==> flow/design.v <==
module bit32_2to1mux(out,sel,in1,in2);
input [31:0] in1,in2;
output [31:0] out;
input sel;
assign out = sel ? in2 : in1;
endmodule
module bit32AND (out,in1,in2);
input [31:0] in1,in2;
output [31:0] out;
assign {out}=in1 &in2;
endmodule
module bit32OR (out,in1,in2);
input [31:0] in1,in2;
output [31:0] out;
assign {out}=in1 | in2;
endmodule
module FA_dataflow (Cout, Sum,In1,In2,Cin);
input[31:0] In1,In2;
input Cin;
output Cout;
output[31:0] Sum;
assign {Cout,Sum}=In1+In2+Cin;
endmodule
module bit32_3to1_mux(out,sel,in1,in2,in3);
    input [31:0] in1, in2, in3;
    output [31:0] out;
    input [1:0] sel;
    wire[31:0] out1;
    bit32_2to1mux mux1(out1,sel[0],in1,in2);
    bit32_2to1mux mux2(out,sel[1],out1,in3);
endmodule
module ALU(in1, in2,binvert,carryin,op,result,carryout);
    input [31:0] in1,in2;
    output [31:0] result;
    input [1:0] op;
    input carryin;
    input binvert;
    output carryout;
    wire [31:0] andresult,orresult,sum,
    binvertresult;
    wire[31:0] b_inv;
    assign b_inv = ~in2;    
    bit32_2to1mux mux1(binvertresult,
    binvert,in2,b_inv);
    bit32AND ander(andresult,in1,binvertresult);
    bit32OR orer(orresult,in1,binvertresult);
    FA_dataflow adde(carryout,sum,in1,binvertresult,
    carryin);
    bit32_3to1_mux mux2(result,op,andresult,
    orresult,sum);
endmodule
module alu_control(o0,o1,o2,op, ALUOp1, ALUOp0);
    output o0,o1,o2;
    input [5:0] op;
    input ALUOp1, ALUOp0;
    assign o2 = ALUOp0 | (ALUOp1 & op[1]);
    assign o1 = (~ALUOp1) | (~op[2]);
    assign o0 = ALUOp1 & (op[3] | op[0]);
endmodule
module ANDarray (RegDst,ALUSrc, MemtoReg, RegWrite, MemRead, MemWrite,Branch,ALUOp0,ALUOp1,Op);
input [5:0] Op;
output RegDst,ALUSrc,MemtoReg, RegWrite, MemRead, MemWrite,Branch,ALUOp0,ALUOp1;
wire Rformat, lw,sw,beq,addi;
assign Rformat= (~Op[0])& (~Op[1])& (~Op[2])& (~Op[3])& (~Op[4])& (~Op[5]);
assign lw = (Op[5]) & (~Op[4]) & (~Op[3]) & (~Op[2]) & (Op[1]) & (Op[0]);
assign sw = (Op[5]) & (~Op[4]) & (Op[3]) & (~Op[2]) & (Op[1]) & (Op[0]);
assign beq = (~Op[5]) & (~Op[4]) & (~Op[3]) & (Op[2]) & (~Op[1]) & (~Op[0]);
assign addi = (~Op[5]) & (~Op[4]) & (Op[3]) & (~Op[2]) & (~Op[1]) & (~Op[0]);
assign RegDst=Rformat;
assign ALUSrc = lw | sw | addi;
assign MemtoReg = lw;
assign RegWrite = Rformat | lw | addi;
assign MemRead = lw;
assign MemWrite = sw;
assign Branch = beq;
assign ALUOp1 = Rformat;
assign ALUOp0 = beq;
endmodule
module sign_extender(outp, inp);
output[31:0] outp;
input[15:0] inp;
assign outp = (inp[15]==1)? {16'hFFFF,inp} : {16'h0000,inp};
endmodule
module RegFile32(clk,reset,ReadReg1,ReadReg2,WriteData,WriteReg,RegWrite,ReadData1,ReadData2); 
input clk, reset, RegWrite;
input[31:0] WriteData;
output[31:0] ReadData1, ReadData2;
input[4:0] ReadReg1, ReadReg2, WriteReg;
reg[1023:0] registers;
always @ (posedge clk or negedge reset)
begin
if (!reset)
registers <= 1024'b00;
else if (RegWrite)
registers[WriteReg*32 +: 32] <= WriteData;
end
assign ReadData1 = registers[ReadReg1*32 +: 32];
assign ReadData2 = registers[ReadReg2*32 +: 32];
endmodule
module data_memory(clk,Address,WriteData,MemWrite,ReadData); 
input clk, MemWrite;
input[31:0] WriteData;
output[31:0] ReadData;
input[4:0] Address;
reg[1023:0] registers;
always @ (posedge clk)
begin
if (MemWrite)
registers[Address*32 +: 32] <= WriteData;
end
assign ReadData = registers[Address*32 +: 32];
endmodule
module SCDDataPath(ALUout, instr, reset, clk);
output[31:0] ALUout;
input clk, reset;
input[31:0] instr;
wire[31:0] ReadMemData,in1,in2,aluresult,signextended,instruction, ReadData1, ReadData2, WriteData;
wire RegDst, ALUSrc, MemtoReg, RegWrite, MemRead, MemWrite, Branch, ALUOp0, ALUOp1, ALUOp2;
wire o0, o1, o2, carryout;
wire[4:0] WriteReg;
assign instruction = instr;
ANDarray control_unit(RegDst,ALUSrc, MemtoReg, RegWrite, MemRead, MemWrite,Branch,ALUOp0,ALUOp1,instruction[31:26]);
assign WriteReg = (RegDst==1)? instruction[15:11] : instruction[20:16];
RegFile32 register_file(clk,reset,instruction[25:21],instruction[20:16],WriteData,WriteReg,RegWrite,ReadData1,ReadData2);
sign_extender sign_extend(signextended, instruction[15:0]);
bit32_2to1mux alu_src_mux(in2,ALUSrc,ReadData2,signextended);
alu_control alu_con_instancce(o0,o1,o2,instruction[5:0], ALUOp1, ALUOp0);
ALU alu_instance(ReadData1,in2,o2,o2,{o1,o0},ALUout,carryout);
data_memory data_mem_instance(clk,ALUout[4:0],ReadData2,MemWrite,ReadMemData);
bit32_2to1mux data_mem_mux(WriteData,MemtoReg,ALUout,ReadMemData);
endmodule
======== From RTL to reports: SCDDataPath ========
Tool output for the design above, in the order of the flow.
Lines are those of the file above, counted from 1.
Library cell names are shortened.
Not given: n/a
design
  design top .............................. SCDDataPath
  clock input ............................. clk
  library ................................. sky130hd
  corner .................................. tt_025C_1v80

======== Elaborated design ========
Source: Yosys, flattened and elaborated, memories not mapped. Widths are those after wreduce; folded enables and synchronous resets count as part of the registers. Registers that Yosys merges into a memory's read port (data or address) are not register bits. Print and check cells do not count. Equal cells are merged and count once.
storage and ports
  register bits after elaboration ......... 2048
  latch bits .............................. 0
  RAM bits ................................ 0
  memory bits (read-only) ................. 0
  word width x clocked read ports ......... 0
  memory cells ............................ 0
  input port bits ......................... 34
  output and inout bits ................... 32
  cells after elaboration ................. 69
operators by class
  $add $sub $neg .......................... 4
  multiply operators ...................... 0
  div/mod/pow operators ................... 0
  magnitude comparators ................... 0
  eq/ne operators ......................... 0
  shift-type cells ........................ 7
  multiplexer cells ....................... 7
  bitwise logic cells ..................... 49
  reductions and logical operators ........ 0
operator list
  cell                                                number
  variable part select 1024 x 11 -> 32 bit            3
  AND 1024 bit                                        2
  OR 1024 bit                                         2
  NOT 1024 bit                                        2
  variable shift 32 x 33 -> 1024 bit                  2
  variable shift 32 x 33 -> 1024 bit with constant A  2
  2-to-1 mux 32 bit                                   6
  negator 10 -> 33 bit                                2
  adder 32 x 1 -> 32 bit                              1
  adder 32 bit                                        1
  AND 32 bit                                          1
  OR 32 bit                                           1
  NOT 32 bit                                          1
  AND 1 bit                                           25
  NOT 1 bit                                           8
  OR 1 bit                                            7
  2-to-1 mux 5 bit                                    1

======== Longest topological paths ========
Depth = most cells in a row (Yosys ltp): at word level without a register or memory, in the mapped netlist without a sequential cell, where the memories' decode and read muxes count.
logic depth
  word-level depth ........................ 19
  ABC_AREA ................................ 0
  depth in mapped cells ................... 33
  gate-level depth less buffers ........... 23

======== After synthesis ========
The flow's flattened synthesis, as Yosys stat reports it; memories are mapped. The netlist is that of the ABC_AREA named above (0 if unset); the other value can give another one.
The area totals of this step are shown rounded.
cells by type
  cell type  number  area in all (µm²)
  edfxtp_1   1024    3.07E+04
  dfrtp_1    1024    2.56E+04
  mux4_2     876     1.97E+04
  mux2_2     1378    1.55E+04
  o21ai_0    578     2.89E+03
  nand2_1    724     2.72E+03
  clkbuf_1   537     2.02E+03
  mux2i_1    168     1.68E+03
  o221ai_1   131     1147.35
  a22oi_1    140     1.05E+03
  ha_1       69      863.328
  buf_2      152     760.73
  mux2_1     65      731.952
  nor2_1     127     476.707
  a211oi_1   61      457.939
  o211ai_1   52      390.374
  xnor2_1    42      367.853
  inv_1      89      334.07
Other cell types: 76; their cells: 581.
mapped netlist
  mapped cells ............................ 7818
  cell area after synthesis ............... 112000 µm²
  area of sequential cells ................ 56400 µm²
  flip-flop cells ......................... 2048
  buffers ................................. 820
The figures by module come from a second, unflattened synthesis with its own total; it is not the netlist above.
unflattened totals
  cell total of the unflattened synthesis .. 8811
  area total of the unflattened synthesis .. 114000 µm²
Each row is one instance without its submodules.
by module
  module          instances  cells  area (µm²)  seq. area (µm²)
  RegFile32       1          4629   55700       25600
  data_memory     1          3594   52600       30700
  bit32_2to1mux   5          36     544         0.0
  FA_dataflow     1          259    1850        0.0
  sign_extender   1          32     240         0.0
  bit32AND        1          32     200         0.0
  bit32OR         1          32     200         0.0
  ALU             1          32     120         0.0
  ANDarray        1          13     96.3        0.0
  SCDDataPath     1          5      56.3        0.0
  alu_control     1          3      18.8        0.0
  bit32_3to1_mux  1          0      0.0         0.0

======== Timing after synthesis ========
Path of least setup slack by OpenSTA after synthesis, without wires, with an ideal clock, recovery checks aside; 20% of the period is set as input and as output delay. Where synthesis merged equal registers, the netlist keeps one of their names.
path post-synthesis
  kind .................................... in2reg
  start point ............................. in instr[30]
  end point ............................... reg data_mem_instance.registers[0]
  clock period ............................ 10500 ps
  input delay ............................. 2100 ps
  library setup time ...................... 4916 ps
  launch time at the first pin ............ 2100 ps
  arrival ................................. 98170 ps
  required time ........................... 5584 ps
  path slack .............................. -92586 ps
  path delay .............................. 100986 ps
  stages on the path ...................... 2
  path buffers ............................ 1
  synthesis period reached ................ 103086 ps
"path delay" = arrival - input delay + setup time.
"stages on the path" counts driving pins, that of a launching flip-flop among them; a cell with two outputs on the path counts twice.
"synthesis period reached" = period - worst setup slack (recovery checks aside). The figure is calculated, with input and output delays left at 20% of the set period.
The rows between start and end are the longest chain of elaborated cells between them; the timing report does not say that the signal goes this way. Where chains are equally long, one stands for them.
Each line given opens the expression or statement behind the cell; cells for indexed reads and writes are added by Yosys, which also makes memories of some case tables.
Where a signal picks the word or bit written, the line may be left out of the assigning lines.
Only ways into the end's enable, where the timed path ends, are counted here.
on the way, post-synthesis
  path through ............................ clkbuf_1 > nor4_1
  length of the longest elaborated chain .. 6
  elaborated cells on any way between the ends .. 6
  classes of those cells .................. 6 x logic
ends and longest elaborated chain, post-synthesis
  element                 RTL line  RTL
  start: declaration      116       input[31:0] instr;
  NOT 1 bit               66        assign sw = (Op[5]) & (~Op[4]) & (Op[3]) & (~Op[2]) & (Op[1]) & (Op[0]);
  AND 1 bit (5 in a row)  66
  end: declaration        105       reg[1023:0] registers;

======== Path in the finished layout ========
Path of least setup slack in the final report of run 1 (OpenROAD, finished layout, wires in). Where an end is a register, its clock arrival counts in the times.
The path's times are printed in steps of 10 ps; the period is the one set.
path post-layout
  kind .................................... in2out
  start point ............................. in instr[22]
  end point ............................... out ALUout[21]
  clock period ............................ 10500 ps
  input delay ............................. 2100 ps
  external output delay ................... 2100 ps
  launch time at the first pin ............ 2100 ps
  arrival ................................. 7320 ps
  required time ........................... 8400 ps
  path slack .............................. 1080 ps
  stages on the path ...................... 22
  path buffers ............................ 6
The rows between start and end are the longest chain of elaborated cells between them; the timing report does not say that the signal goes this way. Where chains are equally long, one stands for them.
on the way, post-layout
  path through ............................ buf_4 > clkbuf_2 > clkbuf_8 > mux4_2 > mux4_2 > mux2i_4 > buf_12 > inv_1 > ha_1 > a21o_1 > and2_4 > o21ai_1 > nand2b_1 > a31oi_4 > nand3_2 > o2111ai_2 > nand2_1 > xor2_1 > a21oi_4 > clkbuf_8 > clkinvlp_4 > buf_2
  length of the longest elaborated chain .. 4
  elaborated cells on any way between the ends .. 7
  source lines of those cells ............. 5
  classes of those cells .................. 2 x add/sub; 1 x shift; 2 x mux; 2 x logic
ends and longest elaborated chain, post-layout
  element                                   RTL line  RTL
  start: declaration                        116       input[31:0] instr;
  variable part select 1024 x 11 -> 32 bit  97        assign ReadData1 = registers[ReadReg1*32 +: 32];
  adder 32 bit                              22        assign {Cout,Sum}=In1+In2+Cin;
  adder 32 x 1 -> 32 bit                    22
  2-to-1 mux 32 bit                         5         assign out = sel ? in2 : in1;
  end: declaration                          114       output[31:0] ALUout;

Lab notebook: SCDDataPath

Stored flow runs of SCDDataPath (5 of them; Yosys, OpenROAD, sky130hd). They differ in their settings and are not a sequence. Constraints: input delay and output delay 20% of the set period each, output load 0.01 pF.
"clock period reached" means the clock period less the worst setup slack. The figure is calculated, with input and output delays left at 20% of the set period.
"critical path time" is the time allowed to the run's worst setup path (the clock period less input and output delay, where it has them) less its slack. Clock arrival times count: a late capture clock shortens it, a late launch clock lengthens it.
By "total power of the final layout" is meant OpenSTA's value without simulated activity: inputs other than the clock are taken to toggle once in ten clock periods, and the tool carries that through the logic.
"critical path time" is given in steps of 10 ps.
The measured numbers are rounded.

---- run 1 ----
settings
  ABC_AREA = 0
  CORE_ASPECT_RATIO = 1.11
  CORE_MARGIN = 7
  GPL_ROUTABILITY_DRIVEN = 0
  GPL_TIMING_DRIVEN = 0
  HOLD_SLACK_MARGIN = 0.22
  MAX_ROUTING_LAYER = met5
  MIN_ROUTING_LAYER = met1
  PLACE_DENSITY_LB_ADDON = 0.25
  SETUP_SLACK_MARGIN = 2.69
  SLEW_MARGIN = 10
  TNS_END_PERCENT = 85
  period_ns = 10.5
  CAP_MARGIN = 20
  CORE_UTILIZATION = 40
results
  Yosys chip area after synthesis ......... 112000 µm²
  total die area .......................... 294000 µm²
  standard-cell area after routing ........ 133000 µm²
  final design utilization ................ 47.9 %
  worst setup slack after layout .......... 1080 ps
  total negative setup slack .............. 0 ps
  total power of the final layout ......... 19500 uW
  clock period reached .................... 9419 ps
  critical path time ...................... 5220 ps
  worst setup path type ................... in2out

---- run 2 ----
settings
  CELL_PAD_IN_SITES_DETAIL_PLACEMENT = 2
  CORE_UTILIZATION = 40
  CTS_CLUSTER_DIAMETER = 271
  GPL_ROUTABILITY_DRIVEN = 0
  MAX_ROUTING_LAYER = met4
  MIN_ROUTING_LAYER = met2
  period_ns = 9.95
  CAP_MARGIN = 20
  CORE_MARGIN = 2
  SLEW_MARGIN = 20
results
  stopped before the end: routing reported GRT-0232

---- run 3 ----
settings
  CAP_MARGIN = 35
  CORE_ASPECT_RATIO = 1.07
  CORE_UTILIZATION = 66
  PLACE_DENSITY = 0.43
  SETUP_SLACK_MARGIN = 1.05
  SLEW_MARGIN = 20
  period_ns = 5.71
  CORE_MARGIN = 2
results
  Yosys chip area after synthesis ......... 112000 µm²
  total die area .......................... 172000 µm²
  standard-cell area after routing ........ 142000 µm²
  final design utilization ................ 84.4 %
  worst setup slack after layout .......... -1550 ps
  total negative setup slack .............. -1010000 ps
  total power of the final layout ......... 34700 uW
  clock period reached .................... 7261 ps
  critical path time ...................... 4980 ps
  worst setup path type ................... in2out

---- run 4 ----
settings
  MAX_ROUTING_LAYER = met4
  MIN_ROUTING_LAYER = met2
  PLACE_DENSITY_LB_ADDON = 0.25
  period_ns = 10.5
  CAP_MARGIN = 20
  CORE_MARGIN = 2
  CORE_UTILIZATION = 40
  SLEW_MARGIN = 20
results
  Yosys chip area after synthesis ......... 112000 µm²
  total die area .......................... 283000 µm²
  standard-cell area after routing ........ 125000 µm²
  final design utilization ................ 45.1 %
  worst setup slack after layout .......... 214 ps
  total negative setup slack .............. 0 ps
  total power of the final layout ......... 19000 uW
  clock period reached .................... 10286 ps
  critical path time ...................... 6090 ps
  worst setup path type ................... in2out

---- run 5 ----
settings
  CORE_UTILIZATION = 40
  period_ns = 16.6
  CAP_MARGIN = 20
  CORE_MARGIN = 2
  SLEW_MARGIN = 20
results
  Yosys chip area after synthesis ......... 112000 µm²
  total die area .......................... 283000 µm²
  standard-cell area after routing ........ 123000 µm²
  final design utilization ................ 44.5 %
  worst setup slack after layout .......... 2450 ps
  total negative setup slack .............. 0 ps
  total power of the final layout ......... 11600 uW
  clock period reached .................... 14147 ps
  critical path time ...................... 7510 ps
  worst setup path type ................... in2out
